==> flow/design.v <==
module Bicubic (
    input CLK,
    input RST,
    input enable,
    input [7:0] input_data,
    output logic [13:0] iaddr,
    output logic ird,
    output logic we,
    output logic [13:0] waddr,
    output logic [7:0] output_data,
    input [6:0] V0,
    input [6:0] H0,
    input [4:0] SW,
    input [4:0] SH,
    input [5:0] TW,
    input [5:0] TH,
    output logic DONE
);
parameter  IDLE=5'd0,PRE_PROCESS=5'd1,DELTA_X=5'd2,DELTA_Y=5'd3,IN16=5'd4,
           JUDGE=5'd5,Y0_ST=5'd6,Y1_ST=5'd7,Y2_ST=5'd8,Y3_ST=5'd9,X_ST=5'd10,
           Y_ST=5'd11,WRITE=5'd12,IN4=5'd13,DONE_ST=5'd14;
reg [4:0] state,next_state,cnt;
reg [6:0] q_x, q_y;
reg [7:0] win [0:15],inter [0:3],out_reg,cal_p_n1,cal_p_0,cal_p_1,
          cal_p_2,cal_result;
reg [17:0] cal_x_fp;
reg [18:0] p_x_delta, p_y_delta;
reg [24:0] p_x, p_y;        
wire x_match, y_match;
wire [24:0] x_add_delta, y_add_delta;
wire x_match_write, y_match_write;
wire x_jump_IN4;
wire [5:0] div_a=(state==DELTA_X)?SW-'d1:SH-'d1;        
wire [23:0] div_a_temp=div_a << 18;         
wire [5:0] div_b=(state==DELTA_X)?TW-'d1:TH-'d1;
wire [23:0] div_result=div_a_temp / div_b; 
assign DONE=state==DONE_ST;
assign ird='b1;
always @(posedge CLK or posedge RST) begin
    if (RST) begin
        state<=IDLE;
        cnt<=5'd0;  
    end
    else begin
        state<=next_state;
        cnt<=(state!=next_state)?5'd0:cnt+5'd1;
    end
end
always @(*) begin
    case (state)
        IDLE:next_state=(enable)?PRE_PROCESS:IDLE;
        PRE_PROCESS:next_state=DELTA_X;
        DELTA_X:next_state=(cnt==5'd5)?DELTA_Y:DELTA_X;
        DELTA_Y:next_state=(cnt==5'd5)?IN16:DELTA_Y;
        IN16:next_state=(cnt==5'd16)?JUDGE:IN16 ;         
        JUDGE:next_state=(x_match && y_match)?WRITE:(y_match)?Y_ST:(x_match)?X_ST:Y0_ST;
        Y0_ST:next_state=Y1_ST;       
        Y1_ST:next_state=Y2_ST;       
        Y2_ST:next_state=Y3_ST;       
        Y3_ST:next_state=X_ST;        
        X_ST:next_state=WRITE;        
        Y_ST:next_state=WRITE;        
        WRITE:next_state=(q_y==TH-1'd1 && q_x==TW-1'd1)?DONE_ST:(q_x==TW-1'd1)?IN16:(x_jump_IN4)?IN4:JUDGE;
        IN4:next_state=(cnt==5'd4)?JUDGE:IN4;         
        DONE_ST:next_state=IDLE;
        default:next_state=IDLE;
    endcase
end 
always @(*) begin
    case (state)
        Y0_ST:begin
            cal_x_fp=p_x[17:0];
            cal_p_n1=win[0];   
            cal_p_0=win[1];  
            cal_p_1=win[2];  
            cal_p_2=win[3];  
        end 
        Y1_ST:begin
            cal_x_fp=p_x[17:0];
            cal_p_n1=win[4];   
            cal_p_0=win[5];  
            cal_p_1=win[6];  
            cal_p_2=win[7];  
        end 
        Y2_ST:begin
            cal_x_fp=p_x[17:0];
            cal_p_n1=win[8];   
            cal_p_0=win[9];  
            cal_p_1=win[10];  
            cal_p_2=win[11];  
        end 
        Y3_ST:begin
            cal_x_fp=p_x[17:0];
            cal_p_n1=win[12];   
            cal_p_0=win[13];  
            cal_p_1=win[14];  
            cal_p_2=win[15];  
        end 
        X_ST:begin
            cal_x_fp=p_y[17:0];
            cal_p_n1=inter[0];  
            cal_p_0=inter[1];
            cal_p_1=inter[2];
            cal_p_2=inter[3];
        end 
        Y_ST:begin
            cal_x_fp=p_x[17:0];
            cal_p_n1=inter[0];  
            cal_p_0=inter[1];
            cal_p_1=inter[2];
            cal_p_2=inter[3];
        end 
        default:begin
            cal_x_fp=p_x[17:0];
            cal_p_n1=18'd0;
            cal_p_0=18'd0;
            cal_p_1=18'd0;
            cal_p_2=18'd0;
        end 
    endcase
end
always @(*) begin
    case (state)
        IN16:begin
            we=1'b0;
            output_data=8'd0;
            waddr=14'd0;
            case (cnt)
               5'd0:iaddr=(((p_x[24:18]-2'd1)<<6)+((p_x[24:18]-2'd1)<<5)+((p_x[24:18]-2'd1)<<2))+((p_y[24:18]-2'd1));
               5'd1:iaddr=(((p_x[24:18]-2'd0)<<6)+((p_x[24:18]-2'd0)<<5)+((p_x[24:18]-2'd0)<<2))+((p_y[24:18]-2'd1));
               5'd2:iaddr=(((p_x[24:18]+2'd1)<<6)+((p_x[24:18]+2'd1)<<5)+((p_x[24:18]+2'd1)<<2))+((p_y[24:18]-2'd1));
               5'd3:iaddr=(((p_x[24:18]+2'd2)<<6)+((p_x[24:18]+2'd2)<<5)+((p_x[24:18]+2'd2)<<2))+((p_y[24:18]-2'd1));
               5'd4:iaddr=(((p_x[24:18]-2'd1)<<6)+((p_x[24:18]-2'd1)<<5)+((p_x[24:18]-2'd1)<<2))+((p_y[24:18]+2'd0));
               5'd5:iaddr=(((p_x[24:18]-2'd0)<<6)+((p_x[24:18]-2'd0)<<5)+((p_x[24:18]-2'd0)<<2))+((p_y[24:18]+2'd0));
               5'd6:iaddr=(((p_x[24:18]+2'd1)<<6)+((p_x[24:18]+2'd1)<<5)+((p_x[24:18]+2'd1)<<2))+((p_y[24:18]+2'd0));
               5'd7:iaddr=(((p_x[24:18]+2'd2)<<6)+((p_x[24:18]+2'd2)<<5)+((p_x[24:18]+2'd2)<<2))+((p_y[24:18]+2'd0));
               5'd8:iaddr=(((p_x[24:18]-2'd1)<<6)+((p_x[24:18]-2'd1)<<5)+((p_x[24:18]-2'd1)<<2))+((p_y[24:18]+2'd1));
               5'd9:iaddr=(((p_x[24:18]-2'd0)<<6)+((p_x[24:18]-2'd0)<<5)+((p_x[24:18]-2'd0)<<2))+((p_y[24:18]+2'd1));
               5'd10:iaddr=(((p_x[24:18]+2'd1)<<6)+((p_x[24:18]+2'd1)<<5)+((p_x[24:18]+2'd1)<<2))+((p_y[24:18]+2'd1));
               5'd11:iaddr=(((p_x[24:18]+2'd2)<<6)+((p_x[24:18]+2'd2)<<5)+((p_x[24:18]+2'd2)<<2))+((p_y[24:18]+2'd1));
               5'd12:iaddr=(((p_x[24:18]-2'd1)<<6)+((p_x[24:18]-2'd1)<<5)+((p_x[24:18]-2'd1)<<2))+((p_y[24:18]+2'd2));
               5'd13:iaddr=(((p_x[24:18]-2'd0)<<6)+((p_x[24:18]-2'd0)<<5)+((p_x[24:18]-2'd0)<<2))+((p_y[24:18]+2'd2));
               5'd14:iaddr=(((p_x[24:18]+2'd1)<<6)+((p_x[24:18]+2'd1)<<5)+((p_x[24:18]+2'd1)<<2))+((p_y[24:18]+2'd2));
               5'd15:iaddr=(((p_x[24:18]+2'd2)<<6)+((p_x[24:18]+2'd2)<<5)+((p_x[24:18]+2'd2)<<2))+((p_y[24:18]+2'd2));
               default:iaddr=14'd0;
            endcase
        end
        IN4:begin
            we=1'b0;
            output_data=8'd0;
            waddr=14'd0;
            case (cnt)
               5'd0:iaddr=(((p_x[24:18]+2'd2)<<6)+((p_x[24:18]+2'd2)<<5)+((p_x[24:18]+2'd2)<<2))+((p_y[24:18]-2'd1));
               5'd1:iaddr=(((p_x[24:18]+2'd2)<<6)+((p_x[24:18]+2'd2)<<5)+((p_x[24:18]+2'd2)<<2))+((p_y[24:18]+2'd0));
               5'd2:iaddr=(((p_x[24:18]+2'd2)<<6)+((p_x[24:18]+2'd2)<<5)+((p_x[24:18]+2'd2)<<2))+((p_y[24:18]+2'd1));
               5'd3:iaddr=(((p_x[24:18]+2'd2)<<6)+((p_x[24:18]+2'd2)<<5)+((p_x[24:18]+2'd2)<<2))+((p_y[24:18]+2'd2));
                default:iaddr=14'd0;
            endcase
        end
        WRITE:begin
            iaddr=14'd0;
            we=1'b1;
            output_data=out_reg;
            waddr=q_x+q_y*TW;
        end
        default:begin
            output_data=8'd0;
            we=1'b0;
            iaddr=14'd0;
            waddr=14'd0;
        end 
    endcase
end
wire signed [12:0] a, b, c, d;   
assign a=- $signed({1'b0,cal_p_n1})+$signed({1'b0,cal_p_0})+$signed({1'b0,cal_p_0,1'b0}) - $signed({1'b0,cal_p_1}) - $signed({1'b0,cal_p_1,1'b0})+$signed({1'b0,cal_p_2});
assign b=$signed({1'b0,cal_p_n1,1'b0}) - $signed({1'b0,cal_p_0}) - $signed({1'b0,cal_p_0,2'b0})+$signed({1'b0,cal_p_1,2'b0}) - $signed({1'b0,cal_p_2});
assign c=- $signed({1'b0,cal_p_n1})+$signed({1'b0,cal_p_1});
assign d=$signed({1'b0,cal_p_0,1'b0});
wire [17:0] x3, x2, x1;      
wire [35:0] x2_temp,x3_temp;
assign x1=cal_x_fp;
assign x2_temp=x1 * cal_x_fp;
assign x2=x2_temp[35:18];
assign x3_temp=x2 * cal_x_fp;
assign x3=x3_temp[35:18];
wire signed [32:0] result_ext, ax, bx, cx, dx;     
assign ax=$signed(a) * $signed({1'b0,x3});
assign bx=$signed(b) * $signed({1'b0,x2});
assign cx=$signed(c) * $signed({1'b0,x1});
assign dx=$signed({d,18'd0});
assign result_ext=$signed(ax)+$signed(bx)+$signed(cx)+$signed(dx);
assign cal_result=(result_ext[32])?8'd0:(result_ext[32:18] >= 15'd511)?8'd255:result_ext[26:19]+result_ext[18];   
assign x_match=(p_x[17:13]==5'd0)||(p_x[17:13]==5'b11111);
assign y_match=(p_y[17:13]==5'd0)||(p_y[17:13]==5'b11111);
assign x_add_delta=p_x+p_x_delta;
assign y_add_delta=p_y+p_y_delta;
assign x_match_write=(x_add_delta[17:13]==5'd0)|| (x_add_delta[17:13]==5'b11111);
assign y_match_write=(y_add_delta[17:13]==5'd0)||(y_add_delta[17:13]==5'b11111);
assign x_jump_IN4=x_match_write||(x_add_delta[24:18] > p_x[24:18]);
integer i1;
always @(posedge CLK or posedge RST) begin
    if (RST) begin
        for (i1=0; i1<16; i1=i1+1) begin
            win[i1]<=8'd0;
        end
        for (i1=0; i1<4; i1=i1+1) begin
            inter[i1]<=8'd0;
        end
        out_reg<=8'd0;
        p_x_delta<=19'd0;
        p_y_delta<=19'd0;
        p_x<=25'd0;
        p_y<=25'd0;
        q_x<=25'd0;
        q_y<=25'd0;
    end
    else begin
        case (state)
            PRE_PROCESS:begin
                p_x<={H0,18'd0};
                p_y<={V0,18'd0};
                q_x<=7'd0;
                q_y<=7'd0;
            end
            DELTA_X:p_x_delta<=div_result;
            DELTA_Y:p_y_delta<=div_result;
            IN16:begin
                case (cnt)
                   5'd1:win[00]<=input_data;
                   5'd2:win[01]<=input_data;
                   5'd3:win[02]<=input_data;
                   5'd4:win[03]<=input_data;
                   5'd5:win[04]<=input_data;
                   5'd6:win[05]<=input_data;
                   5'd7:win[06]<=input_data;
                   5'd8:win[07]<=input_data;
                   5'd9:win[08]<=input_data;
                   5'd10:win[09]<=input_data;
                   5'd11:win[10]<=input_data;
                   5'd12:win[11]<=input_data;
                   5'd13:win[12]<=input_data;
                   5'd14:win[13]<=input_data;
                   5'd15:win[14]<=input_data;
                   5'd16:win[15]<=input_data;
                endcase
            end 
            JUDGE:begin
                if (next_state==WRITE) begin
                    out_reg<=win[5];
                end
                if(next_state==Y_ST) begin
                    inter[0]<=win[4];
                    inter[1]<=win[5];
                    inter[2]<=win[6];
                    inter[3]<=win[7];
                end
                else if(next_state==X_ST) begin
                    inter[0]<=win[1];
                    inter[1]<=win[5];
                    inter[2]<=win[9];
                    inter[3]<=win[13];
                end
            end
            Y0_ST:inter[0]<=cal_result;    
            Y1_ST:inter[1]<=cal_result;
            Y2_ST:inter[2]<=cal_result;
            Y3_ST:inter[3]<=cal_result;
            X_ST:out_reg<=cal_result;
            Y_ST: out_reg<=cal_result;
            WRITE:begin
                if (q_x==(TW-'d1)) begin
                    p_x<={H0,{18'd0}};
                    q_x<='d0;
                    if (y_match_write) begin
                        p_y[24:18]<=y_add_delta[24:18]+y_add_delta[17];
                        p_y[17:0]<=25'd0;                           
                    end
                    else begin
                        p_y<=y_add_delta;
                    end
                    q_y<=q_y+'d1;
                end
                else if (x_jump_IN4) begin
                    if (x_match_write) begin
                        p_x[24:18]<=x_add_delta[24:18]+x_add_delta[17];
                        p_x[17:0]<=25'd0;                           
                    end
                    else begin
                        p_x<=x_add_delta;
                    end
                    q_x<=q_x +'d1;
                end
                else begin
                    p_x<=x_add_delta;
                    q_x<=q_x +'d1;
                end
                if (x_jump_IN4) begin
                    win[00]<=win [01];
                    win[01]<=win [02];
                    win[02]<=win [03];
                    win[04]<=win [05];
                    win[05]<=win [06];
                    win[06]<=win [07];
                    win[08]<=win [09];
                    win[09]<=win [10];
                    win[10]<=win [11];
                    win[12]<=win [13];
                    win[13]<=win [14];
                    win[14]<=win [15];
                end
            end
            IN4:begin
                case (cnt)
                   5'd1:win[03]<=input_data;     
                   5'd2:win[07]<=input_data;
                   5'd3:win[11]<=input_data;
                   5'd4:win[15]<=input_data;
                endcase
            end
        endcase
    end
end
endmodule
# From RTL to reports: Bicubic
# The steps from the RTL of Bicubic to its reports follow in flow order.
# Lines are those of the file above, counted from 1.
# A cell with n/a has no value.
dict set report setup {
  design {Bicubic}
  clk_port {CLK}
  cell_library {sky130hd}
  pvt_corner {tt_025C_1v80}
}

# Word level
# Source: Yosys, flattened and elaborated. Widths are those after wreduce. Registers that Yosys merges into a memory's read port (data or address) are not register bits. Print and check cells do not count.
dict set report word_totals {
  input_bits 47
  reg_bits 279
}
dict set report op_classes {
  compare 2
  div 1
  addsub 59
  n_eq 65
  muxes 104
  n_reduce_logical 44
  multipliers 6
}
# cell n
set ops {}
lappend ops {{18-bit by 18-bit multiplier with 36-bit output} 2}
lappend ops {{13-bit by 19-bit multiplier with 32-bit output} 3}
lappend ops {{8-bit parallel mux with 2-bit select} 21}
lappend ops {{8-bit 2-to-1 mux} 40}
lappend ops {{14-bit parallel mux with 16-bit select} 1}
lappend ops {{14-bit adder} 14}
lappend ops {{8-bit parallel mux with 5-bit select} 4}
lappend ops {{24-bit by 6-bit divider with 24-bit output} 1}
lappend ops {{18-bit 2-to-1 mux} 6}
lappend ops {{7-bit by 6-bit multiplier with 13-bit output} 1}
lappend ops {{18-bit parallel mux with 2-bit select} 2}
lappend ops {{14-bit by 7-bit adder with 14-bit output} 4}
lappend ops {{14-bit parallel mux with 4-bit select} 1}
lappend ops {{7-bit parallel mux with 2-bit select} 4}
lappend ops {{4-bit parallel mux with 13-bit select} 1}
lappend ops {{25-bit by 19-bit adder with 25-bit output} 2}
lappend ops {{7-bit 2-to-1 mux} 7}
lappend ops {{3-bit AND reduction} 16}
lappend ops {{2-bit != test with constant B} 23}
lappend ops {{4-bit == test with constant B} 10}
lappend ops {{5-bit by 4-bit == test with 1-bit output with constant B} 8}
lappend ops {{13-bit by 9-bit adder with 13-bit output} 3}
lappend ops {{32-bit by 32-bit adder with 33-bit output} 1}
lappend ops {{33-bit by 28-bit adder with 33-bit output} 1}
lappend ops {{33-bit by 32-bit adder with 33-bit output} 1}
lappend ops {{7-bit by 32-bit == test with 1-bit output} 1}
lappend ops {{5-bit zero test} 6}
lappend ops {{14-bit by 10-bit adder with 14-bit output} 2}
# Not listed: further kinds 45, cells in them 95.

# Depth
# Yosys ltp: most cells in a row. Word level: on the elaborated netlist, between registers, memories and ports. Mapped: between sequential cells and ports; inverters and the memories' decode and read muxes count.
dict set report depth {
  depth_word 17
  abc_area 0
  depth_mapped 281
  ltp_nobuf 252
}

# Mapped cells and area
# The flow's flattened synthesis, as Yosys stat reports it; memories are mapped. The netlist is that of the ABC_AREA named above (0 if unset); the other value can give another one.
# Totals and module areas in this step are rounded.
dict set report mapped {
  stdcells 9459
  ff_cells 279
  yosys_area_um2 79060
}
# type n area_total_um2
set by_type {}
lappend by_type {sky130_fd_sc_hd__fa_1 1220 2.44E+04}
lappend by_type {sky130_fd_sc_hd__ha_1 814 1.02E+04}
lappend by_type {sky130_fd_sc_hd__dfrtp_1 279 6.98E+03}
lappend by_type {sky130_fd_sc_hd__inv_1 1624 6.1E+03}
lappend by_type {sky130_fd_sc_hd__nand2_1 1112 4.17E+03}
lappend by_type {sky130_fd_sc_hd__a21oi_1 622 3.11E+03}
lappend by_type {sky130_fd_sc_hd__nor2_1 808 3.03E+03}
lappend by_type {sky130_fd_sc_hd__xnor2_1 316 2.77E+03}
lappend by_type {sky130_fd_sc_hd__xor2_1 141 1.23E+03}
lappend by_type {sky130_fd_sc_hd__o21ai_0 243 1.22E+03}
lappend by_type {sky130_fd_sc_hd__clkbuf_1 321 1.2E+03}
lappend by_type {sky130_fd_sc_hd__and2_1 179 1.12E+03}
lappend by_type {sky130_fd_sc_hd__mux2_2 89 1E+03}
lappend by_type {sky130_fd_sc_hd__mux2i_1 93 930.893}
lappend by_type {sky130_fd_sc_hd__o21bai_1 109 818.285}
lappend by_type {sky130_fd_sc_hd__nand2b_1 110 688.16}
lappend by_type {sky130_fd_sc_hd__a21o_1 91 683.155}
lappend by_type {sky130_fd_sc_hd__nor3_1 123 615.59}
# Other cell types: 107; their cells: 1165.

# Path before layout
# Path of least setup slack by OpenSTA after synthesis, without wires, with an ideal clock, recovery checks aside; 20% of the period is set as input and as output delay. Where synthesis merged equal registers, the netlist keeps one of their names.
dict set report synth_path {
  path_kind {input to register}
  startpoint {input port TW[0]}
  endpoint {register p_y_delta[0]}
  input_delay_ns 12.000
  t_arrival_ns 63.443
  path_buffers 29
  path_delay_ns 51.594
  setup_time_ns 0.151
  setup_slack_ns -3.594
  tclk_ns 60.0
  required_ns 59.849
  path_stages 274
  t_first_pin_ns 12.000
  period_less_setup_slack_ns 63.594
}
# "path_delay_ns" = arrival - input delay + setup time.
# "path_stages" counts driving pins, that of a launching flip-flop among them; a cell with two outputs on the path counts twice.
# "period_less_setup_slack_ns" is the clock period less the worst setup slack; recovery checks do not enter. This is arithmetic on one report: input and output delays are still those of the set period (20% each).
# Between the ends stands the longest chain of elaborated cells between them, by number of cells; it is not shown to be the way that was timed. Of several equally long chains one is given.
# A line is the first line of the expression or statement that the cell stems from. Yosys adds cells for indexed reads and writes and turns some case tables into memories.
dict set report synth_between {
  cell_sequence {sky130_fd_sc_hd__clkbuf_1 sky130_fd_sc_hd__inv_1 sky130_fd_sc_hd__nor2_1 sky130_fd_sc_hd__a21oi_4 sky130_fd_sc_hd__inv_2 sky130_fd_sc_hd__clkbuf_1 sky130_fd_sc_hd__clkbuf_1 sky130_fd_sc_hd__clkbuf_1 sky130_fd_sc_hd__clkbuf_1 sky130_fd_sc_hd__buf_1 sky130_fd_sc_hd__clkbuf_1 sky130_fd_sc_hd__ha_1 sky130_fd_sc_hd__o211a_1 sky130_fd_sc_hd__a21oi_1 sky130_fd_sc_hd__ha_1 sky130_fd_sc_hd__nand2_1 sky130_fd_sc_hd__a21oi_1 sky130_fd_sc_hd__a311oi_2 [238 not listed] sky130_fd_sc_hd__o21a_1 sky130_fd_sc_hd__o21ai_0 sky130_fd_sc_hd__nand2b_1 sky130_fd_sc_hd__a21oi_1 sky130_fd_sc_hd__nand2b_1 sky130_fd_sc_hd__a2111oi_4 sky130_fd_sc_hd__and3_1 sky130_fd_sc_hd__nand4_1 sky130_fd_sc_hd__clkbuf_1 sky130_fd_sc_hd__nor2_1 sky130_fd_sc_hd__a21oi_1 sky130_fd_sc_hd__ha_1 sky130_fd_sc_hd__a21oi_1 sky130_fd_sc_hd__o311ai_0 sky130_fd_sc_hd__a2111oi_2 sky130_fd_sc_hd__o2111a_1 sky130_fd_sc_hd__o2111a_1 sky130_fd_sc_hd__a41oi_1}
  elab_chain_cells 3
}
# item line
set synth_rtl {}
lappend synth_rtl {{start, declared} 15} ;# input [5:0] TW,
lappend synth_rtl {{6-bit by 1-bit subtractor with 7-bit output} 35} ;# wire [5:0] div_b=(state==DELTA_X)?TW-'d1:TH-'d1;
lappend synth_rtl {{6-bit 2-to-1 mux} 35}
lappend synth_rtl {{24-bit by 6-bit divider with 24-bit output} 36} ;# wire [23:0] div_result=div_a_temp / div_b;
lappend synth_rtl {{end, assigned} 211} ;# p_y_delta<=19'd0;
lappend synth_rtl {{end, assigned} 226} ;# DELTA_Y:p_y_delta<=div_result;
lappend synth_rtl {{end, declared} 27} ;# reg [18:0] p_x_delta, p_y_delta;

# Timing after layout
# Path of least setup slack in the final report of stored run 1 (OpenROAD, finished layout, wires in). Where an end is a register, its clock arrival counts in the times.
dict set report layout_path {
  path_kind {input to register}
  startpoint {input port TW[0]}
  endpoint {register p_y_delta[1]}
  path_stages 276
  path_buffers 48
  tclk_ns 54.7
  setup_time_ns 0.07
  t_arrival_ns 58.69
  input_delay_ns 10.94
  setup_slack_ns -3.49
  t_first_pin_ns 10.94
  required_ns 55.20
}
# Between the ends stands the longest chain of elaborated cells between them, by number of cells; it is not shown to be the way that was timed. Of several equally long chains one is given.
dict set report layout_between {
  cell_sequence {sky130_fd_sc_hd__buf_8 sky130_fd_sc_hd__clkbuf_16 sky130_fd_sc_hd__clkinv_8 sky130_fd_sc_hd__nor2_4 sky130_fd_sc_hd__a21oi_4 sky130_fd_sc_hd__inv_4 sky130_fd_sc_hd__clkbuf_16 sky130_fd_sc_hd__clkbuf_16 sky130_fd_sc_hd__clkbuf_16 sky130_fd_sc_hd__clkbuf_16 sky130_fd_sc_hd__buf_12 sky130_fd_sc_hd__clkbuf_16 sky130_fd_sc_hd__ha_4 sky130_fd_sc_hd__o211a_4 sky130_fd_sc_hd__a21oi_4 sky130_fd_sc_hd__ha_4 sky130_fd_sc_hd__nor4b_4 sky130_fd_sc_hd__nand2_1 [240 not listed] sky130_fd_sc_hd__buf_6 sky130_fd_sc_hd__buf_6 sky130_fd_sc_hd__buf_6 sky130_fd_sc_hd__buf_6 sky130_fd_sc_hd__buf_6 sky130_fd_sc_hd__buf_6 sky130_fd_sc_hd__buf_6 sky130_fd_sc_hd__buf_6 sky130_fd_sc_hd__buf_6 sky130_fd_sc_hd__buf_6 sky130_fd_sc_hd__buf_6 sky130_fd_sc_hd__buf_6 sky130_fd_sc_hd__buf_6 sky130_fd_sc_hd__buf_6 sky130_fd_sc_hd__buf_6 sky130_fd_sc_hd__buf_6 sky130_fd_sc_hd__buf_6 sky130_fd_sc_hd__mux2_4}
  elab_chain_cells 3
}
# item line
set layout_rtl {}
lappend layout_rtl {{start, declared} 15} ;# input [5:0] TW,
lappend layout_rtl {{6-bit by 1-bit subtractor with 7-bit output} 35} ;# wire [5:0] div_b=(state==DELTA_X)?TW-'d1:TH-'d1;
lappend layout_rtl {{6-bit 2-to-1 mux} 35}
lappend layout_rtl {{24-bit by 6-bit divider with 24-bit output} 36} ;# wire [23:0] div_result=div_a_temp / div_b;
lappend layout_rtl {{end, assigned} 211} ;# p_y_delta<=19'd0;
lappend layout_rtl {{end, assigned} 226} ;# DELTA_Y:p_y_delta<=div_result;
lappend layout_rtl {{end, declared} 27} ;# reg [18:0] p_x_delta, p_y_delta;

; Module Bicubic, platform sky130hd: 3 stored runs of the flow (Yosys, OpenROAD) with differing settings, in no particular order. Input and output delays are each 20% of the period that was set; the output load is 0.01 pF.
; "timing.achieved_period_ns" is the run's clock period less its worst setup slack. It is reckoned from that one timing run; input and output delays stay at 20% of the period that was set.
; The results are shown rounded.

[stored run 1: settings]
CAP_MARGIN = 30
CELL_PAD_IN_SITES_DETAIL_PLACEMENT = 0
CELL_PAD_IN_SITES_GLOBAL_PLACEMENT = 1
CORE_ASPECT_RATIO = 0.58
CORE_MARGIN = 9
CORE_UTILIZATION = 55
CTS_CLUSTER_DIAMETER = 335
CTS_CLUSTER_SIZE = 71
GPL_TIMING_DRIVEN = 0
MAX_ROUTING_LAYER = met4
PLACE_DENSITY = 0.55
SETUP_SLACK_MARGIN = 5.0
period_ns = 54.7
SLEW_MARGIN = 20
[stored run 1: results]
final_cell_area_um2 = 90010
fin_ws_ns = -3.489
die_area_um2 = 158200
timing.achieved_period_ns = 58.189
yosys.chip_area_um2 = 79060
hold_worst_slack_ns = 0.511
total_negative_slack_ns = -13.78

[stored run 2: settings]
CORE_UTILIZATION = 22
period_ns = 57.8
CAP_MARGIN = 20
CORE_MARGIN = 2
SLEW_MARGIN = 20
[stored run 2: results]
final_cell_area_um2 = 89690
fin_ws_ns = 2.051
die_area_um2 = 364200
timing.achieved_period_ns = 55.749
yosys.chip_area_um2 = 79060
hold_worst_slack_ns = 0.489
total_negative_slack_ns = 0.000

[stored run 3: settings]
CAP_MARGIN = 30
CELL_PAD_IN_SITES_DETAIL_PLACEMENT = 1
CELL_PAD_IN_SITES_GLOBAL_PLACEMENT = 0
CORE_ASPECT_RATIO = 0.61
CORE_MARGIN = 9
CORE_UTILIZATION = 55
CTS_CLUSTER_DIAMETER = 335
CTS_CLUSTER_SIZE = 71
GPL_TIMING_DRIVEN = 1
MAX_ROUTING_LAYER = met4
PLACE_DENSITY = 0.55
SETUP_SLACK_MARGIN = 5.0
SLEW_MARGIN = 40
period_ns = 54.7
[stored run 3: results]
final_cell_area_um2 = 88910
fin_ws_ns = -1.346
die_area_um2 = 158100
timing.achieved_period_ns = 56.046
yosys.chip_area_um2 = 79060
hold_worst_slack_ns = 0.536
total_negative_slack_ns = -5.021
